==> flow/design.v <==
module median
#(
    parameter MEM_DATA_WIDTH = 32,
    parameter LUT_ADDR_WIDTH = 10,  
    parameter MEM_ADDR_WIDTH = 10,  
    parameter PIXEL_DATA_WIDTH = 8,
    parameter IMG_WIDTH  = 320,
    parameter IMG_HEIGHT = 320
)(
    input clk,  
    input rst_n,  
    input [31:0] word0,
    input [31:0] word1,
    input [31:0] word2,
    output [PIXEL_DATA_WIDTH-1:0] pixel1,
    output [PIXEL_DATA_WIDTH-1:0] pixel2,
    output [PIXEL_DATA_WIDTH-1:0] pixel3,
    output [PIXEL_DATA_WIDTH-1:0] pixel4,
    output [LUT_ADDR_WIDTH-1:0] raddr_a,
    output [LUT_ADDR_WIDTH-1:0] raddr_b,
    output [LUT_ADDR_WIDTH-1:0] raddr_c,
    output [MEM_ADDR_WIDTH-1:0] waddr
);
    wire [PIXEL_DATA_WIDTH-1:0] x2_y1;
    wire [PIXEL_DATA_WIDTH-1:0] x2_y0;
    wire [PIXEL_DATA_WIDTH-1:0] x2_ym1;
    wire [PIXEL_DATA_WIDTH-1:0] x1_y1;
    wire [PIXEL_DATA_WIDTH-1:0] x1_y0;
    wire [PIXEL_DATA_WIDTH-1:0] x1_ym1;
    wire [PIXEL_DATA_WIDTH-1:0] x0_y1;
    wire [PIXEL_DATA_WIDTH-1:0] x0_y0;
    wire [PIXEL_DATA_WIDTH-1:0] x0_ym1;
    wire [PIXEL_DATA_WIDTH-1:0] xm1_y1;
    wire [PIXEL_DATA_WIDTH-1:0] xm1_y0;
    wire [PIXEL_DATA_WIDTH-1:0] xm1_ym1;
    assign x2_y1   = word0[PIXEL_DATA_WIDTH-1:0];
    assign x2_y0   = word1[PIXEL_DATA_WIDTH-1:0];
    assign x2_ym1  = word2[PIXEL_DATA_WIDTH-1:0];
    assign x1_y1   = word0[(PIXEL_DATA_WIDTH*2)-1:PIXEL_DATA_WIDTH];
    assign x1_y0   = word1[(PIXEL_DATA_WIDTH*2)-1:PIXEL_DATA_WIDTH];
    assign x1_ym1  = word2[(PIXEL_DATA_WIDTH*2)-1:PIXEL_DATA_WIDTH];
    assign x0_y1   = word0[(PIXEL_DATA_WIDTH*3)-1:(PIXEL_DATA_WIDTH*2)];
    assign x0_y0   = word1[(PIXEL_DATA_WIDTH*3)-1:(PIXEL_DATA_WIDTH*2)];
    assign x0_ym1  = word2[(PIXEL_DATA_WIDTH*3)-1:(PIXEL_DATA_WIDTH*2)];
    assign xm1_y1  = word0[(PIXEL_DATA_WIDTH*4)-1:(PIXEL_DATA_WIDTH*3)];
    assign xm1_y0  = word1[(PIXEL_DATA_WIDTH*4)-1:(PIXEL_DATA_WIDTH*3)];
    assign xm1_ym1 = word2[(PIXEL_DATA_WIDTH*4)-1:(PIXEL_DATA_WIDTH*3)];
    wire [PIXEL_DATA_WIDTH-1:0] c3l;
    wire [PIXEL_DATA_WIDTH-1:0] c3h;
    wire [PIXEL_DATA_WIDTH-1:0] c3m;
    wire [PIXEL_DATA_WIDTH-1:0] c3l_reg;
    wire [PIXEL_DATA_WIDTH-1:0] c3h_reg;
    wire [PIXEL_DATA_WIDTH-1:0] c3m_reg;
    wire [PIXEL_DATA_WIDTH-1:0] c2l;
    wire [PIXEL_DATA_WIDTH-1:0] c2h;
    wire [PIXEL_DATA_WIDTH-1:0] c2m;
    wire [PIXEL_DATA_WIDTH-1:0] c2l_reg;
    wire [PIXEL_DATA_WIDTH-1:0] c2h_reg;
    wire [PIXEL_DATA_WIDTH-1:0] c2m_reg;
    wire [PIXEL_DATA_WIDTH-1:0] c1l;
    wire [PIXEL_DATA_WIDTH-1:0] c1h;
    wire [PIXEL_DATA_WIDTH-1:0] c1m;
    wire [PIXEL_DATA_WIDTH-1:0] c0h;
    wire [PIXEL_DATA_WIDTH-1:0] c0m;
    wire [PIXEL_DATA_WIDTH-1:0] c0l;
    wire [PIXEL_DATA_WIDTH-1:0] p1_sig;
    wire [PIXEL_DATA_WIDTH-1:0] p2_sig;
    wire [PIXEL_DATA_WIDTH-1:0] p3_sig;
    state_machine
    #(
        .LUT_ADDR_WIDTH(LUT_ADDR_WIDTH),
        .IMG_WIDTH(IMG_WIDTH),
        .IMG_HEIGHT(IMG_HEIGHT)
    ) window_contol (
        .clk(clk),  
        .rst_n(rst_n),  
        .raddr_a(raddr_a),
        .raddr_b(raddr_b),
        .raddr_c(raddr_c),
        .waddr(waddr)
    );
    common_network
    #(
        .DATA_WIDTH(PIXEL_DATA_WIDTH)
    ) common_network_u0 (
        .x2_y1(x2_y1),
        .x2_y0(x2_y0),
        .x2_ym1(x2_ym1),
        .x1_y1(x1_y1),
        .x1_y0(x1_y0),
        .x1_ym1(x1_ym1),
        .x0_y1(x0_y1),
        .x0_y0(x0_y0),
        .x0_ym1(x0_ym1),
        .xm1_y1(xm1_y1),
        .xm1_y0(xm1_y0),
        .xm1_ym1(xm1_ym1),
        .c3l(c3l),
        .c3h(c3h),
        .c3m(c3m),
        .c2l(c2l),
        .c2h(c2h),
        .c2m(c2m),
        .c1l(c1l),
        .c1h(c1h),
        .c1m(c1m),
        .c0h(c0h),
        .c0m(c0m),
        .c0l(c0l)
    );
    dff_3_pipe
    #(
        .DATA_WIDTH(PIXEL_DATA_WIDTH)
    ) dff_c3_pipe (
        .clk(clk),
        .rst_n(rst_n),
        .d0(c3h),
        .d1(c3m),
        .d2(c3l),
        .q0(c3h_reg),
        .q1(c3m_reg),
        .q2(c3l_reg)
    );
    dff_3_pipe
    #(
        .DATA_WIDTH(PIXEL_DATA_WIDTH)
    ) dff_c2_pipe (
        .clk(clk),
        .rst_n(rst_n),
        .d0(c2h),
        .d1(c2m),
        .d2(c2l),
        .q0(c2h_reg),
        .q1(c2m_reg),
        .q2(c2l_reg)
    );
    dff_3_pipe
    #(
        .DATA_WIDTH(PIXEL_DATA_WIDTH)
    ) dff_out_pipe (
        .clk(clk),
        .rst_n(rst_n),
        .d0(p1_sig),
        .d1(p2_sig),
        .d2(p3_sig),
        .q0(pixel1),
        .q1(pixel2),
        .q2(pixel3)
    );
    pixel_network
    #(
        .DATA_WIDTH(PIXEL_DATA_WIDTH)
    ) pixel_network_u0 (
        .c3h(c1h),
        .c3m(c1m),
        .c3l(c1l),
        .c2h(c0h),
        .c2m(c0m),
        .c2l(c0l),
        .c1h(c3h_reg),
        .c1m(c3m_reg),
        .c1l(c3l_reg),
        .median(p1_sig)
    );
    pixel_network
    #(
        .DATA_WIDTH(PIXEL_DATA_WIDTH)
    ) pixel_network_u1 (
        .c3h(c2h),
        .c3m(c2m),
        .c3l(c2l),
        .c2h(c1h),
        .c2m(c1m),
        .c2l(c1l),
        .c1h(c0h),
        .c1m(c0m),
        .c1l(c0l),
        .median(p2_sig)
    );
    pixel_network
    #(
        .DATA_WIDTH(PIXEL_DATA_WIDTH)
    ) pixel_network_u2 (
        .c3h(c3h),
        .c3m(c3m),
        .c3l(c3l),
        .c2h(c2h),
        .c2m(c2m),
        .c2l(c2l),
        .c1h(c1h),
        .c1m(c1m),
        .c1l(c1l),
        .median(p3_sig)
    );
    pixel_network
    #(
        .DATA_WIDTH(PIXEL_DATA_WIDTH)
    ) pixel_network_u3 (
        .c3h(c0h),
        .c3m(c0m),
        .c3l(c0l),
        .c2h(c3h_reg),
        .c2m(c3m_reg),
        .c2l(c3l_reg),
        .c1h(c2h_reg),
        .c1m(c2m_reg),
        .c1l(c2l_reg),
        .median(pixel4)
    );
endmodule
module node
#(
    parameter DATA_WIDTH = 8,
    parameter LOW_MUX = 1,  
    parameter HI_MUX = 1  
)(
    input [DATA_WIDTH-1:0] data_a,
    input [DATA_WIDTH-1:0] data_b,
    output reg [DATA_WIDTH-1:0] data_hi,
    output reg [DATA_WIDTH-1:0] data_lo
);
    reg sel0;
    always @(*)
    begin : comparator
        if( data_b > data_a) begin
            sel0 = 1'b0;  
        end else begin
            sel0 = 1'b1;  
        end
    end
    always @(*)
    begin : mux_lo_hi
        case (sel0)
            1'b0 :
            begin
                if(LOW_MUX == 1)
                    data_lo = data_a;
                if(HI_MUX == 1)
                    data_hi = data_b;
            end
            1'b1 :
            begin
                if(LOW_MUX == 1)
                    data_lo = data_b;
                if(HI_MUX == 1)
                    data_hi = data_a;
            end
            default :
            begin
                data_lo = {DATA_WIDTH{1'b0}};
                data_hi = {DATA_WIDTH{1'b0}};
            end
        endcase
    end
endmodule
module pixel_network
#(
    parameter DATA_WIDTH = 8
)(
    input [DATA_WIDTH-1:0] c3h,
    input [DATA_WIDTH-1:0] c3m,
    input [DATA_WIDTH-1:0] c3l,
    input [DATA_WIDTH-1:0] c2h,
    input [DATA_WIDTH-1:0] c2m,
    input [DATA_WIDTH-1:0] c2l,
    input [DATA_WIDTH-1:0] c1h,
    input [DATA_WIDTH-1:0] c1m,
    input [DATA_WIDTH-1:0] c1l,
    output [DATA_WIDTH-1:0] median
);
    wire [DATA_WIDTH-1:0] node_u0_lo;
    wire [DATA_WIDTH-1:0] node_u1_hi;
    wire [DATA_WIDTH-1:0] node_u1_lo;
    wire [DATA_WIDTH-1:0] node_u2_hi;
    wire [DATA_WIDTH-1:0] node_u3_lo;
    wire [DATA_WIDTH-1:0] node_u4_hi;
    wire [DATA_WIDTH-1:0] node_u5_hi;
    wire [DATA_WIDTH-1:0] node_u6_lo;
    wire [DATA_WIDTH-1:0] node_u7_hi;
    wire [DATA_WIDTH-1:0] node_u7_lo;
    wire [DATA_WIDTH-1:0] node_u8_hi;
    node
    #(
        .DATA_WIDTH(DATA_WIDTH),
        .LOW_MUX(1),  
        .HI_MUX(0)  
    ) node_u0 (
        .data_a(c3h),
        .data_b(c2h),
        .data_lo(node_u0_lo)
    );
    node
    #(
        .DATA_WIDTH(DATA_WIDTH),
        .LOW_MUX(1),  
        .HI_MUX(1)  
    ) node_u1 (
        .data_a(c3m),
        .data_b(c2m),
        .data_hi(node_u1_hi),
        .data_lo(node_u1_lo)
    );
    node
    #(
        .DATA_WIDTH(DATA_WIDTH),
        .LOW_MUX(0),  
        .HI_MUX(1)  
    ) node_u2 (
        .data_a(c2l),
        .data_b(c1l),
        .data_hi(node_u2_hi)
    );
    node
    #(
        .DATA_WIDTH(DATA_WIDTH),
        .LOW_MUX(1),  
        .HI_MUX(0)  
    ) node_u3 (
        .data_a(node_u0_lo),
        .data_b(c1h),
        .data_lo(node_u3_lo)
    );
    node
    #(
        .DATA_WIDTH(DATA_WIDTH),
        .LOW_MUX(0),  
        .HI_MUX(1)  
    ) node_u4 (
        .data_a(node_u1_lo),
        .data_b(c1m),
        .data_hi(node_u4_hi)
    );
    node
    #(
        .DATA_WIDTH(DATA_WIDTH),
        .LOW_MUX(0),  
        .HI_MUX(1)  
    ) node_u5 (
        .data_a(c3l),
        .data_b(node_u2_hi),
        .data_hi(node_u5_hi)
    );
    node
    #(
        .DATA_WIDTH(DATA_WIDTH),
        .LOW_MUX(1),  
        .HI_MUX(0)  
    ) node_u6 (
        .data_a(node_u1_hi),
        .data_b(node_u4_hi),
        .data_lo(node_u6_lo)
    );
    node
    #(
        .DATA_WIDTH(DATA_WIDTH),
        .LOW_MUX(1),  
        .HI_MUX(1)  
    ) node_u7 (
        .data_a(node_u3_lo),
        .data_b(node_u6_lo),
        .data_hi(node_u7_hi),
        .data_lo(node_u7_lo)
    );
    node
    #(
        .DATA_WIDTH(DATA_WIDTH),
        .LOW_MUX(0),  
        .HI_MUX(1)  
    ) node_u8 (
        .data_a(node_u7_lo),
        .data_b(node_u5_hi),
        .data_hi(node_u8_hi)
    );
    node
    #(
        .DATA_WIDTH(DATA_WIDTH),
        .LOW_MUX(1),  
        .HI_MUX(0)  
    ) node_u9 (
        .data_a(node_u7_hi),
        .data_b(node_u8_hi),
        .data_lo(median)
    );
endmodule
module state_machine
#(
    parameter LUT_ADDR_WIDTH = 10,
    parameter IMG_WIDTH = 234,
    parameter IMG_HEIGHT = 234
)(
    input clk,  
    input rst_n,  
    output reg [LUT_ADDR_WIDTH-1:0] raddr_a,
    output reg [LUT_ADDR_WIDTH-1:0] raddr_b,
    output reg [LUT_ADDR_WIDTH-1:0] raddr_c,
    output reg [LUT_ADDR_WIDTH-1:0] waddr,
    output reg [1:0] window_line_counter,
    output reg [9:0] window_column_counter,
    output reg [9:0] memory_shift
);
    reg valid;
    always @(posedge clk or negedge rst_n)
    begin : out_memory_counter
        if(~rst_n) begin
            waddr <= {LUT_ADDR_WIDTH{1'b0}};
        end else if(valid) begin
            waddr <= waddr + 1'b1;
        end
    end
    always @(posedge clk or negedge rst_n)
    begin : addr_counter
        if(~rst_n) begin
            window_column_counter <= 10'd0;
            window_line_counter <= 2'b00;
            valid <= 1'b0;
            raddr_a <= {LUT_ADDR_WIDTH{1'b0}};
            raddr_b <= {LUT_ADDR_WIDTH{1'b0}};
            raddr_c <= {LUT_ADDR_WIDTH{1'b0}};
        end else begin
            if(window_column_counter != ((IMG_WIDTH/4)-1)) begin
                window_column_counter <= window_column_counter + 1'b1;
                valid <= 1'b1;
                raddr_a <= raddr_a + 1'b1;
                raddr_b <= raddr_b + 1'b1;
                raddr_c <= raddr_c + 1'b1;
            end else begin
                window_column_counter <= 10'd0;
                case (window_line_counter)
                    2'b00 :
                    begin
                        raddr_a <= raddr_a + 1'b1;
                        raddr_b <= raddr_b - window_column_counter;
                        raddr_c <= raddr_c - window_column_counter;
                        window_line_counter = window_line_counter + 1'b1;
                    end
                    2'b01 :
                    begin
                        raddr_b <= raddr_b + 1'b1;
                        raddr_a <= raddr_a - window_column_counter;
                        raddr_c <= raddr_c - window_column_counter;
                        window_line_counter = window_line_counter + 1'b1;
                    end
                    2'b10 :
                    begin
                        raddr_b <= raddr_b - window_column_counter;
                        raddr_a <= raddr_a - window_column_counter;
                        raddr_c <= raddr_c + 1'b1;
                        window_line_counter = 2'b00;
                    end
                    default :
                    begin
                        raddr_a <= {LUT_ADDR_WIDTH{1'b0}};
                        raddr_b <= {LUT_ADDR_WIDTH{1'b0}};
                        raddr_c <= {LUT_ADDR_WIDTH{1'b0}};
                    end
                endcase
            end
        end
    end
endmodule
module dff_3_pipe
#(
    parameter DATA_WIDTH = 8
)(
    input clk,
    input rst_n,
    input [DATA_WIDTH-1:0] d0,
    input [DATA_WIDTH-1:0] d1,
    input [DATA_WIDTH-1:0] d2,
    output reg [DATA_WIDTH-1:0] q0,
    output reg [DATA_WIDTH-1:0] q1,
    output reg [DATA_WIDTH-1:0] q2
);
always @(posedge clk or negedge rst_n)
begin : register_bank_3u
    if(~rst_n) begin
        q0 <= {DATA_WIDTH{1'b0}};
        q1 <= {DATA_WIDTH{1'b0}};
        q2 <= {DATA_WIDTH{1'b0}};
    end else begin
        q0 <= d0;
        q1 <= d1;
        q2 <= d2;
    end
end
endmodule
module common_network
#(
    parameter DATA_WIDTH = 8
)(
    input [DATA_WIDTH-1:0] x2_y1,
    input [DATA_WIDTH-1:0] x2_y0,
    input [DATA_WIDTH-1:0] x2_ym1,
    input [DATA_WIDTH-1:0] x1_y1,
    input [DATA_WIDTH-1:0] x1_y0,
    input [DATA_WIDTH-1:0] x1_ym1,
    input [DATA_WIDTH-1:0] x0_y1,
    input [DATA_WIDTH-1:0] x0_y0,
    input [DATA_WIDTH-1:0] x0_ym1,
    input [DATA_WIDTH-1:0] xm1_y1,
    input [DATA_WIDTH-1:0] xm1_y0,
    input [DATA_WIDTH-1:0] xm1_ym1,
    output [DATA_WIDTH-1:0] c3l,
    output [DATA_WIDTH-1:0] c3h,
    output [DATA_WIDTH-1:0] c3m,
    output [DATA_WIDTH-1:0] c2l,
    output [DATA_WIDTH-1:0] c2h,
    output [DATA_WIDTH-1:0] c2m,
    output [DATA_WIDTH-1:0] c1l,
    output [DATA_WIDTH-1:0] c1h,
    output [DATA_WIDTH-1:0] c1m,
    output [DATA_WIDTH-1:0] c0h,
    output [DATA_WIDTH-1:0] c0m,
    output [DATA_WIDTH-1:0] c0l
);
    wire [DATA_WIDTH-1:0] node_u0_hi;
    wire [DATA_WIDTH-1:0] node_u0_lo;
    wire [DATA_WIDTH-1:0] node_u1_hi;
    wire [DATA_WIDTH-1:0] node_u1_lo;
    wire [DATA_WIDTH-1:0] node_u2_hi;
    wire [DATA_WIDTH-1:0] node_u2_lo;
    wire [DATA_WIDTH-1:0] node_u3_hi;
    wire [DATA_WIDTH-1:0] node_u3_lo;
    wire [DATA_WIDTH-1:0] node_u4_hi;
    wire [DATA_WIDTH-1:0] node_u4_lo;
    wire [DATA_WIDTH-1:0] node_u5_hi;
    wire [DATA_WIDTH-1:0] node_u5_lo;
    wire [DATA_WIDTH-1:0] node_u6_hi;
    wire [DATA_WIDTH-1:0] node_u6_lo;
    wire [DATA_WIDTH-1:0] node_u7_hi;
    wire [DATA_WIDTH-1:0] node_u7_lo;
    wire [DATA_WIDTH-1:0] node_u8_hi;
    wire [DATA_WIDTH-1:0] node_u8_lo;
    wire [DATA_WIDTH-1:0] node_u9_hi;
    wire [DATA_WIDTH-1:0] node_u9_lo;
    wire [DATA_WIDTH-1:0] node_u10_hi;
    wire [DATA_WIDTH-1:0] node_u10_lo;
    wire [DATA_WIDTH-1:0] node_u11_hi;
    wire [DATA_WIDTH-1:0] node_u11_lo;
    wire [DATA_WIDTH-1:0] node_u12_hi;
    wire [DATA_WIDTH-1:0] node_u12_lo;
    assign c3l = node_u4_lo;
    assign c3h = node_u8_hi;
    assign c3m = node_u8_lo;
    assign c2l = node_u5_lo;
    assign c2h = node_u9_hi;
    assign c2m = node_u9_lo;
    assign c1l = node_u6_lo;
    assign c1h = node_u10_hi;
    assign c1m = node_u10_lo;
    assign c0h = node_u11_hi;
    assign c0m = node_u11_lo;
    assign c0l = node_u7_lo;
    node
    #(
        .DATA_WIDTH(DATA_WIDTH),
        .LOW_MUX(1),  
        .HI_MUX(1)  
    ) node_u0 (
        .data_a(x2_y1),
        .data_b(x2_y0),
        .data_hi(node_u0_hi),
        .data_lo(node_u0_lo)
    );
    node
    #(
        .DATA_WIDTH(DATA_WIDTH),
        .LOW_MUX(1),  
        .HI_MUX(1)  
    ) node_u1 (
        .data_a(x1_y1),
        .data_b(x1_y0),
        .data_hi(node_u1_hi),
        .data_lo(node_u1_lo)
    );
    node
    #(
        .DATA_WIDTH(DATA_WIDTH),
        .LOW_MUX(1),  
        .HI_MUX(1)  
    ) node_u2 (
        .data_a(x0_y1),
        .data_b(x0_y0),
        .data_hi(node_u2_hi),
        .data_lo(node_u2_lo)
    );
    node
    #(
        .DATA_WIDTH(DATA_WIDTH),
        .LOW_MUX(1),  
        .HI_MUX(1)  
    ) node_u3 (
        .data_a(xm1_y1),
        .data_b(xm1_y0),
        .data_hi(node_u3_hi),
        .data_lo(node_u3_lo)
    );
    node
    #(
        .DATA_WIDTH(DATA_WIDTH),
        .LOW_MUX(1),  
        .HI_MUX(1)  
    ) node_u4 (
        .data_a(node_u0_lo),
        .data_b(x2_ym1),
        .data_hi(node_u4_hi),
        .data_lo(node_u4_lo)
    );
    node
    #(
        .DATA_WIDTH(DATA_WIDTH),
        .LOW_MUX(1),  
        .HI_MUX(1)  
    ) node_u5 (
        .data_a(node_u1_lo),
        .data_b(x1_ym1),
        .data_hi(node_u5_hi),
        .data_lo(node_u5_lo)
    );
    node
    #(
        .DATA_WIDTH(DATA_WIDTH),
        .LOW_MUX(1),  
        .HI_MUX(1)  
    ) node_u6 (
        .data_a(node_u2_lo),
        .data_b(x0_ym1),
        .data_hi(node_u6_hi),
        .data_lo(node_u6_lo)
    );
    node
    #(
        .DATA_WIDTH(DATA_WIDTH),
        .LOW_MUX(1),  
        .HI_MUX(1)  
    ) node_u7 (
        .data_a(node_u3_lo),
        .data_b(xm1_ym1),
        .data_hi(node_u7_hi),
        .data_lo(node_u7_lo)
    );
    node
    #(
        .DATA_WIDTH(DATA_WIDTH),
        .LOW_MUX(1),  
        .HI_MUX(1)  
    ) node_u8 (
        .data_a(node_u0_hi),
        .data_b(node_u4_hi),
        .data_hi(node_u8_hi),
        .data_lo(node_u8_lo)
    );
    node
    #(
        .DATA_WIDTH(DATA_WIDTH),
        .LOW_MUX(1),  
        .HI_MUX(1)  
    ) node_u9 (
        .data_a(node_u1_hi),
        .data_b(node_u5_hi),
        .data_hi(node_u9_hi),
        .data_lo(node_u9_lo)
    );
    node
    #(
        .DATA_WIDTH(DATA_WIDTH),
        .LOW_MUX(1),  
        .HI_MUX(1)  
    ) node_u10 (
        .data_a(node_u2_hi),
        .data_b(node_u6_hi),
        .data_hi(node_u10_hi),
        .data_lo(node_u10_lo)
    );
    node
    #(
        .DATA_WIDTH(DATA_WIDTH),
        .LOW_MUX(1),  
        .HI_MUX(1)  
    ) node_u11 (
        .data_a(node_u3_hi),
        .data_b(node_u7_hi),
        .data_hi(node_u11_hi),
        .data_lo(node_u11_lo)
    );
endmodule
# Tool chain data of median

Each step is given for the RTL above and for the edited RTL.
"before" refers to lines of the RTL above, "after" to lines of the edited file.
"difference": "after" minus "before" as printed here. "relative change": 100 x difference / "before".
Operators: Yosys type, input widths -> output width; for muxes data width and select width s.
Not given: n/a

Top: median
Clock: clk
Cell library: sky130hd
Corner: tt_025C_1v80

# The edit

The edit as a unified diff against the file above.
A script made this edit. It changes what the design does and was not meant as an optimisation.

```diff
@@ -36,5 +36,7 @@
     assign x2_y1   = word0[PIXEL_DATA_WIDTH-1:0];
     assign x2_y0   = word1[PIXEL_DATA_WIDTH-1:0];
-    assign x2_ym1  = word2[PIXEL_DATA_WIDTH-1:0];
+    reg [PIXEL_DATA_WIDTH-1:0] x2_ym1_dly;
+    always @(posedge clk) x2_ym1_dly <= word2[PIXEL_DATA_WIDTH-1:0];
+    assign x2_ym1 = x2_ym1_dly;
     assign x1_y1   = word0[(PIXEL_DATA_WIDTH*2)-1:PIXEL_DATA_WIDTH];
     assign x1_y0   = word1[(PIXEL_DATA_WIDTH*2)-1:PIXEL_DATA_WIDTH];
```

# Word-level counts

Counts by Yosys on the flattened word-level netlist (proc, flatten, opt, wreduce; memories kept). Register bits leave out memories and registers merged into their read ports (data or address). Print and check cells are left out. Cells with the same type and inputs are merged into one.

Storage and ports:

| what              | before | after | difference | relative change (%) |
| bits in registers | 125    | 133   | +8         | +6.40 |
| input port bits   | 98     | 98    | 0          | 0.00 |

Operators by class:

| what                             | before | after | difference | relative change (%) |
| add/subtract/negate cells        | 9      | 9     | 0          | 0.00 |
| order comparisons                | 52     | 52    | 0          | 0.00 |
| equal/unequal tests              | 3      | 3     | 0          | 0.00 |
| mux-type cells                   | 132    | 132   | 0          | 0.00 |
| bitwise gates (word level)       | 1      | 1     | 0          | 0.00 |
| reductions and logical operators | 6      | 6     | 0          | 0.00 |

Unchanged operator kinds not shown: 17.

# Longest topological paths

Longest topological path by Yosys (ltp), each cell counted once; first at word level (registers and memories cut), then after technology mapping (sequential cells cut; the memories' decode and read muxes count).

Depth:

| what                    | before | after | difference | relative change (%) |
| depth after elaboration | 27     | 27    | 0          | 0.00 |
| ABC_AREA                | 0      | 0     | n/a        | n/a |
| mapped depth            | 100    | 100   | 0          | 0.00 |

# Netlist

Source: synth_stat.txt of the flow (Yosys; design flattened, memories mapped). It holds for the ABC_AREA given above (unset counts as 0); a run with the other value may have another netlist.

Mapped netlist:

| what                               | before    | after     | difference | relative change (%) |
| mapped cells                       | 3090      | 2984      | -106       | -3.43 |
| mapped area (mm^2)                 | 0.0233511 | 0.0227656 | -0.0005855 | -2.51 |
| sequential part of the area (mm^2) | 0.003128  | 0.0032882 | +0.0001602 | +5.12 |
| flip-flops                         | 125       | 133       | +8         | +6.40 |
| buffer cells                       | 92        | 82        | -10        | -10.87 |

Cell types:

| cell type                  | before | after | difference | relative change (%) |
| sky130_fd_sc_hd__nand2_1   | 276    | 243   | -33        | -11.96 |
| sky130_fd_sc_hd__a21oi_1   | 238    | 269   | +31        | +13.03 |
| sky130_fd_sc_hd__o21ai_0   | 245    | 223   | -22        | -8.98 |
| sky130_fd_sc_hd__o211ai_1  | 25     | 9     | -16        | -64.00 |
| sky130_fd_sc_hd__nor3_1    | 34     | 21    | -13        | -38.24 |
| sky130_fd_sc_hd__mux2_2    | 32     | 44    | +12        | +37.50 |
| sky130_fd_sc_hd__inv_1     | 307    | 318   | +11        | +3.58 |
| sky130_fd_sc_hd__a21o_1    | 92     | 102   | +10        | +10.87 |
| sky130_fd_sc_hd__or2_2     | 13     | 3     | -10        | -76.92 |
| sky130_fd_sc_hd__o31ai_1   | 9      | 0     | -9         | -100.00 |
| sky130_fd_sc_hd__clkbuf_1  | 66     | 58    | -8         | -12.12 |
| sky130_fd_sc_hd__o21ai_1   | 30     | 38    | +8         | +26.67 |
| sky130_fd_sc_hd__and2_1    | 16     | 8     | -8         | -50.00 |
| sky130_fd_sc_hd__a22oi_1   | 12     | 4     | -8         | -66.67 |
| sky130_fd_sc_hd__a21boi_0  | 10     | 2     | -8         | -80.00 |
| sky130_fd_sc_hd__o2111ai_1 | 9      | 1     | -8         | -88.89 |
| sky130_fd_sc_hd__dfxtp_1   | 0      | 8     | +8         | n/a |
| sky130_fd_sc_hd__nor2_1    | 213    | 220   | +7         | +3.29 |

Unchanged cell types not shown: 17.
The list need not be complete.
The figures by module come from a second, unflattened synthesis with its own total; it is not the netlist above.

Second synthesis, totals:

| what                                    | before    | after     | difference | relative change (%) |
| cell total of the unflattened synthesis | 2772      | 2780      | +8         | +0.29 |
| area (unflattened synthesis) (mm^2)     | 0.0269333 | 0.0270935 | +0.0001602 | +0.59 |

Each row is one instance without its submodules.

Modules, before:

| module                        | instances | cells | area (mm^2) | sequential area (mm^2) |
| node                          | 20        | 44    | 0.0004767   | 0 |
| node                          | 16        | 44    | 0.0003679   | 0 |
| node                          | 16        | 44    | 0.0003679   | 0 |
| state_machine                 | 1         | 412   | 0.0038262   | 0.0013263 |
| dff_3_pipe (DATA_WIDTH=8)     | 3         | 24    | 0.0006006   | 0.0006006 |
| common_network (DATA_WIDTH=8) | 1         | 0     | 0           | 0 |
| pixel_network (DATA_WIDTH=8)  | 4         | 0     | 0           | 0 |
| median                        | 1         | 0     | 0           | 0 |

Modules, after:

| module                        | instances | cells | area (mm^2) | sequential area (mm^2) |
| node                          | 20        | 44    | 0.0004767   | 0 |
| node                          | 16        | 44    | 0.0003679   | 0 |
| node                          | 16        | 44    | 0.0003679   | 0 |
| state_machine                 | 1         | 412   | 0.0038262   | 0.0013263 |
| dff_3_pipe (DATA_WIDTH=8)     | 3         | 24    | 0.0006006   | 0.0006006 |
| median                        | 1         | 8     | 0.0001602   | 0.0001602 |
| common_network (DATA_WIDTH=8) | 1         | 0     | 0           | 0 |
| pixel_network (DATA_WIDTH=8)  | 4         | 0     | 0           | 0 |

# Path before layout

Source: OpenSTA report_checks on the synthesized netlist (no wires, ideal clock, input and output delay 20% of the period each), path of least setup slack; recovery checks are left aside. Register names are those of the netlist, which keeps one name where synthesis merged equal registers.

Timing path post-synthesis:

| what                          | before          | after           | difference | relative change (%) |
| path type                     | input -> output | input -> output | n/a        | n/a |
| start point                   | in word0[29]    | in word0[25]    | n/a        | n/a |
| end point                     | out pixel4[1]   | out pixel4[1]   | n/a        | n/a |
| clock period (ns)             | 30.0            | 30.0            | 0.0        | 0.00 |
| external input delay (ns)     | 6.000           | 6.000           | 0.000      | 0.00 |
| external output delay (ns)    | 6.000           | 6.000           | 0.000      | 0.00 |
| time at the first pin (ns)    | 6.000           | 6.000           | 0.000      | 0.00 |
| data arrival time (ns)        | 23.066          | 22.787          | -0.279     | -1.21 |
| data required time (ns)       | 24.000          | 24.000          | 0.000      | 0.00 |
| slack (ns)                    | 0.934           | 1.213           | +0.279     | n/a |
| delay of the path (ns)        | 17.066          | 16.787          | -0.279     | -1.63 |
| stages on the path            | 95              | 93              | -2         | -2.11 |
| synthesis period reached (ns) | 29.066          | 28.787          | -0.279     | -0.96 |

"delay of the path" = arrival - input delay + setup time.
At an output port there is no setup time.
"stages on the path": output pins that drive a net of the path, with the launching flip-flop's if there is one; two outputs of one cell count as two.
"synthesis period reached" is the clock period less the worst setup slack; recovery checks do not enter. This is arithmetic on one report: input and output delays are still those of the set period (20% each).
The rows between start and end are the longest chain of elaborated cells between them; the timing report does not say that the signal goes this way. Where chains are equally long, one stands for them.
A line is the first line of the expression or statement that the cell stems from. Yosys adds cells for indexed reads and writes and turns some case tables into memories.

On the way, post-synthesis, before:
Cells stage by stage: sky130_fd_sc_hd__inv_1 -> sky130_fd_sc_hd__ha_1 -> sky130_fd_sc_hd__a211oi_1 -> sky130_fd_sc_hd__o21bai_1 -> sky130_fd_sc_hd__and2_1 -> sky130_fd_sc_hd__nor2_1 -> sky130_fd_sc_hd__clkbuf_1 -> sky130_fd_sc_hd__mux2i_1 -> sky130_fd_sc_hd__ha_1 -> sky130_fd_sc_hd__a211oi_1 -> sky130_fd_sc_hd__o221ai_1 -> sky130_fd_sc_hd__a31oi_1 -> sky130_fd_sc_hd__a21oi_1 -> sky130_fd_sc_hd__a31oi_1 -> sky130_fd_sc_hd__nand3_1 -> sky130_fd_sc_hd__clkbuf_1 -> sky130_fd_sc_hd__a21oi_1 -> sky130_fd_sc_hd__inv_1 -> [59 not listed] -> sky130_fd_sc_hd__a21oi_1 -> sky130_fd_sc_hd__mux2_2 -> sky130_fd_sc_hd__nor2_1 -> sky130_fd_sc_hd__nand2_1 -> sky130_fd_sc_hd__o21ai_0 -> sky130_fd_sc_hd__ha_1 -> sky130_fd_sc_hd__nor2b_1 -> sky130_fd_sc_hd__o21a_1 -> sky130_fd_sc_hd__o21ai_0 -> sky130_fd_sc_hd__nand2b_1 -> sky130_fd_sc_hd__a21oi_1 -> sky130_fd_sc_hd__nor2_1 -> sky130_fd_sc_hd__a211oi_1 -> sky130_fd_sc_hd__a21oi_1 -> sky130_fd_sc_hd__inv_1 -> sky130_fd_sc_hd__nand4_1 -> sky130_fd_sc_hd__a21oi_1 -> sky130_fd_sc_hd__nor3_1
Length of the longest elaborated chain: 27

Ends and longest elaborated chain, post-synthesis, before:

| what               | RTL line | RTL |
| start: declaration | 12       | `input [31:0] word0,` |
| $gt 8x8->1         | 225      | `if( data_b > data_a) begin` |
| $mux 1             | 225      |  |
| $pmux 8 s2         | 233      | `case (sel0)` |
| $gt 8x8->1         | 225      |  |
| $mux 1             | 225      |  |
| $pmux 8 s2         | 233      |  |
| $gt 8x8->1         | 225      |  |
| [13 not listed]    | n/a      |  |
| $pmux 8 s2         | 233      |  |
| $gt 8x8->1         | 225      |  |
| $mux 1             | 225      |  |
| $pmux 8 s2         | 233      |  |
| $gt 8x8->1         | 225      |  |
| $mux 1             | 225      |  |
| $pmux 8 s2         | 233      |  |
| end: declaration   | 18       | `output [PIXEL_DATA_WIDTH-1:0] pixel4,` |

On the way, post-synthesis, after:
Cells stage by stage: sky130_fd_sc_hd__inv_1 -> sky130_fd_sc_hd__ha_1 -> sky130_fd_sc_hd__nor2b_1 -> sky130_fd_sc_hd__o211ai_1 -> sky130_fd_sc_hd__a211oi_1 -> sky130_fd_sc_hd__nor2_1 -> sky130_fd_sc_hd__clkbuf_1 -> sky130_fd_sc_hd__nor2_1 -> sky130_fd_sc_hd__a21oi_1 -> sky130_fd_sc_hd__ha_1 -> sky130_fd_sc_hd__a21oi_1 -> sky130_fd_sc_hd__nand2_1 -> sky130_fd_sc_hd__a211o_1 -> sky130_fd_sc_hd__o2111a_1 -> sky130_fd_sc_hd__a311oi_2 -> sky130_fd_sc_hd__nand2_2 -> sky130_fd_sc_hd__clkbuf_1 -> sky130_fd_sc_hd__a21oi_1 -> [57 not listed] -> sky130_fd_sc_hd__nand2b_1 -> sky130_fd_sc_hd__a21oi_1 -> sky130_fd_sc_hd__or3_1 -> sky130_fd_sc_hd__and3_1 -> sky130_fd_sc_hd__buf_6 -> sky130_fd_sc_hd__nor2_1 -> sky130_fd_sc_hd__a21oi_1 -> sky130_fd_sc_hd__ha_1 -> sky130_fd_sc_hd__nor2b_1 -> sky130_fd_sc_hd__o21a_1 -> sky130_fd_sc_hd__o21ai_0 -> sky130_fd_sc_hd__nand2b_1 -> sky130_fd_sc_hd__a21oi_1 -> sky130_fd_sc_hd__o21ai_0 -> sky130_fd_sc_hd__o31a_1 -> sky130_fd_sc_hd__buf_1 -> sky130_fd_sc_hd__or3_1 -> sky130_fd_sc_hd__and3_1
Length of the longest elaborated chain: 27

Ends and longest elaborated chain, post-synthesis, after:

| what               | RTL line | RTL |
| start: declaration | 12       | `input [31:0] word0,` |
| $gt 8x8->1         | 227      | `if( data_b > data_a) begin` |
| $mux 1             | 227      |  |
| $pmux 8 s2         | 235      | `case (sel0)` |
| $gt 8x8->1         | 227      |  |
| $mux 1             | 227      |  |
| $pmux 8 s2         | 235      |  |
| $gt 8x8->1         | 227      |  |
| [13 not listed]    | n/a      |  |
| $pmux 8 s2         | 235      |  |
| $gt 8x8->1         | 227      |  |
| $mux 1             | 227      |  |
| $pmux 8 s2         | 235      |  |
| $gt 8x8->1         | 227      |  |
| $mux 1             | 227      |  |
| $pmux 8 s2         | 235      |  |
| end: declaration   | 18       | `output [PIXEL_DATA_WIDTH-1:0] pixel4,` |

# Worst path after layout

From the final timing report of each run of pair 1: the path of least setup slack in the routed layout; clock arrival at registers is part of the times.

Timing path after layout:

| what                       | before          | after           | difference | relative change (%) |
| path type                  | input -> output | input -> output | n/a        | n/a |
| start point                | in word0[30]    | in word0[31]    | n/a        | n/a |
| end point                  | out pixel4[0]   | out pixel4[1]   | n/a        | n/a |
| clock period (ns)          | 29.3            | 29.3            | 0.0        | 0.00 |
| external input delay (ns)  | 5.86            | 5.86            | 0.00       | 0.00 |
| external output delay (ns) | 5.86            | 5.86            | 0.00       | 0.00 |
| time at the first pin (ns) | 5.86            | 5.86            | 0.00       | 0.00 |
| data arrival time (ns)     | 22.67           | 22.34           | -0.33      | -1.46 |
| data required time (ns)    | 23.44           | 23.44           | 0.00       | 0.00 |
| slack (ns)                 | 0.77            | 1.10            | +0.33      | n/a |
| stages on the path         | 95              | 91              | -4         | -4.21 |

The rows between start and end are the longest chain of elaborated cells between them; the timing report does not say that the signal goes this way. Where chains are equally long, one stands for them.

On the way, after layout, before:
Cells stage by stage: sky130_fd_sc_hd__clkdlybuf4s50_1 -> sky130_fd_sc_hd__inv_1 -> sky130_fd_sc_hd__ha_1 -> sky130_fd_sc_hd__and4_2 -> sky130_fd_sc_hd__nor2b_2 -> sky130_fd_sc_hd__a21boi_4 -> sky130_fd_sc_hd__nor2_2 -> sky130_fd_sc_hd__buf_6 -> sky130_fd_sc_hd__mux2i_4 -> sky130_fd_sc_hd__ha_1 -> sky130_fd_sc_hd__nand4_1 -> sky130_fd_sc_hd__nor2_2 -> sky130_fd_sc_hd__a31oi_1 -> sky130_fd_sc_hd__a21oi_1 -> sky130_fd_sc_hd__a31oi_2 -> sky130_fd_sc_hd__buf_4 -> sky130_fd_sc_hd__nand3_2 -> sky130_fd_sc_hd__buf_4 -> [59 not listed] -> sky130_fd_sc_hd__a21oi_1 -> sky130_fd_sc_hd__a21oi_1 -> sky130_fd_sc_hd__mux2_4 -> sky130_fd_sc_hd__or2_2 -> sky130_fd_sc_hd__nand3_1 -> sky130_fd_sc_hd__nand2_1 -> sky130_fd_sc_hd__ha_1 -> sky130_fd_sc_hd__o21a_1 -> sky130_fd_sc_hd__o21ai_0 -> sky130_fd_sc_hd__nand2b_1 -> sky130_fd_sc_hd__a21oi_1 -> sky130_fd_sc_hd__nor2_1 -> sky130_fd_sc_hd__a211oi_2 -> sky130_fd_sc_hd__a21oi_2 -> sky130_fd_sc_hd__buf_4 -> sky130_fd_sc_hd__a21oi_1 -> sky130_fd_sc_hd__a22o_1 -> sky130_fd_sc_hd__clkdlybuf4s50_1
Length of the longest elaborated chain: 27

Ends and longest elaborated chain, after layout, before:

| what               | RTL line | RTL |
| start: declaration | 12       | `input [31:0] word0,` |
| $gt 8x8->1         | 225      | `if( data_b > data_a) begin` |
| $mux 1             | 225      |  |
| $pmux 8 s2         | 233      | `case (sel0)` |
| $gt 8x8->1         | 225      |  |
| $mux 1             | 225      |  |
| $pmux 8 s2         | 233      |  |
| $gt 8x8->1         | 225      |  |
| [13 not listed]    | n/a      |  |
| $pmux 8 s2         | 233      |  |
| $gt 8x8->1         | 225      |  |
| $mux 1             | 225      |  |
| $pmux 8 s2         | 233      |  |
| $gt 8x8->1         | 225      |  |
| $mux 1             | 225      |  |
| $pmux 8 s2         | 233      |  |
| end: declaration   | 18       | `output [PIXEL_DATA_WIDTH-1:0] pixel4,` |

On the way, after layout, after:
Cells stage by stage: sky130_fd_sc_hd__clkdlybuf4s50_1 -> sky130_fd_sc_hd__inv_1 -> sky130_fd_sc_hd__ha_1 -> sky130_fd_sc_hd__nand4_2 -> sky130_fd_sc_hd__nor2_2 -> sky130_fd_sc_hd__a211oi_2 -> sky130_fd_sc_hd__buf_4 -> sky130_fd_sc_hd__nor2_4 -> sky130_fd_sc_hd__nor2_1 -> sky130_fd_sc_hd__a21oi_1 -> sky130_fd_sc_hd__ha_1 -> sky130_fd_sc_hd__nand4_1 -> sky130_fd_sc_hd__nor2_1 -> sky130_fd_sc_hd__a211o_1 -> sky130_fd_sc_hd__and4_1 -> sky130_fd_sc_hd__a311oi_4 -> sky130_fd_sc_hd__nand2_4 -> sky130_fd_sc_hd__a21oi_4 -> [55 not listed] -> sky130_fd_sc_hd__a21oi_1 -> sky130_fd_sc_hd__a21oi_1 -> sky130_fd_sc_hd__a31oi_1 -> sky130_fd_sc_hd__and3_4 -> sky130_fd_sc_hd__nor2_1 -> sky130_fd_sc_hd__a21oi_1 -> sky130_fd_sc_hd__ha_1 -> sky130_fd_sc_hd__nor2b_1 -> sky130_fd_sc_hd__o21a_1 -> sky130_fd_sc_hd__o21ai_0 -> sky130_fd_sc_hd__nand2b_1 -> sky130_fd_sc_hd__a21oi_1 -> sky130_fd_sc_hd__o21ai_0 -> sky130_fd_sc_hd__o31a_2 -> sky130_fd_sc_hd__nor3b_1 -> sky130_fd_sc_hd__a31oi_1 -> sky130_fd_sc_hd__and3_1 -> sky130_fd_sc_hd__clkdlybuf4s50_1
Length of the longest elaborated chain: 27

Ends and longest elaborated chain, after layout, after:

| what               | RTL line | RTL |
| start: declaration | 12       | `input [31:0] word0,` |
| $gt 8x8->1         | 227      | `if( data_b > data_a) begin` |
| $mux 1             | 227      |  |
| $pmux 8 s2         | 235      | `case (sel0)` |
| $gt 8x8->1         | 227      |  |
| $mux 1             | 227      |  |
| $pmux 8 s2         | 235      |  |
| $gt 8x8->1         | 227      |  |
| [13 not listed]    | n/a      |  |
| $pmux 8 s2         | 235      |  |
| $gt 8x8->1         | 227      |  |
| $mux 1             | 227      |  |
| $pmux 8 s2         | 235      |  |
| $gt 8x8->1         | 227      |  |
| $mux 1             | 227      |  |
| $pmux 8 s2         | 235      |  |
| end: declaration   | 18       | `output [PIXEL_DATA_WIDTH-1:0] pixel4,` |

# Flow runs

Both versions went through the flow (Yosys, OpenROAD) with the same settings in each pair. Constraints: input delay and output delay 20% of the set period each, output load 0.01 pF.

Flow settings, pair 1:
CORE_UTILIZATION: 40
period_ns: 29.3
CAP_MARGIN: 20
CORE_MARGIN: 2
SLEW_MARGIN: 20

Results, pair 1:

| what                                   | before    | after     | difference | relative change (%) |
| area of the synthesized netlist (mm^2) | 0.0233511 | 0.0227656 | -0.0005855 | -2.51 |
| area inside the die boundary (mm^2)    | 0.0603267 | 0.0588378 | -0.0014889 | -2.47 |
| std-cell area (final layout) (mm^2)    | 0.0271185 | 0.0263215 | -0.0007970 | -2.94 |
| utilization after layout (%)           | 47.0      | 46.8      | -0.2       | n/a |
| worst setup slack after layout (ns)    | 0.775     | 1.096     | +0.321     | n/a |
| total negative slack (ns)              | 0.000     | 0.000     | 0.000      | n/a |
| worst-case hold slack (ns)             | 0.469     | 0.463     | -0.006     | n/a |
| reached clock period (ns)              | 28.525    | 28.204    | -0.321     | -1.13 |

Flow settings, pair 2:
CORE_MARGIN: 6
CORE_UTILIZATION: 41
CTS_CLUSTER_DIAMETER: 89
GPL_ROUTABILITY_DRIVEN: 0
GPL_TIMING_DRIVEN: 0
HOLD_SLACK_MARGIN: -0.02
PLACE_DENSITY: 0.81
period_ns: 20.1
CAP_MARGIN: 20
SLEW_MARGIN: 20

Results, pair 2:

| what                                   | before    | after     | difference | relative change (%) |
| area of the synthesized netlist (mm^2) | 0.0233511 | 0.0227656 | -0.0005855 | -2.51 |
| area inside the die boundary (mm^2)    | 0.0628254 | 0.0613256 | -0.0014998 | -2.39 |
| std-cell area (final layout) (mm^2)    | 0.0314514 | 0.0295909 | -0.0018605 | -5.92 |
| utilization after layout (%)           | 56.5      | 54.4      | -2.1       | n/a |
| worst setup slack after layout (ns)    | -3.386    | -3.682    | -0.296     | n/a |
| total negative slack (ns)              | -28.657   | -28.850   | -0.193     | n/a |
| worst-case hold slack (ns)             | 0.474     | 0.480     | +0.006     | n/a |
| reached clock period (ns)              | 23.486    | 23.782    | +0.296     | +1.26 |

"reached clock period" means the clock period less the worst setup slack. The figure is calculated, with input and output delays left at 20% of the set period.
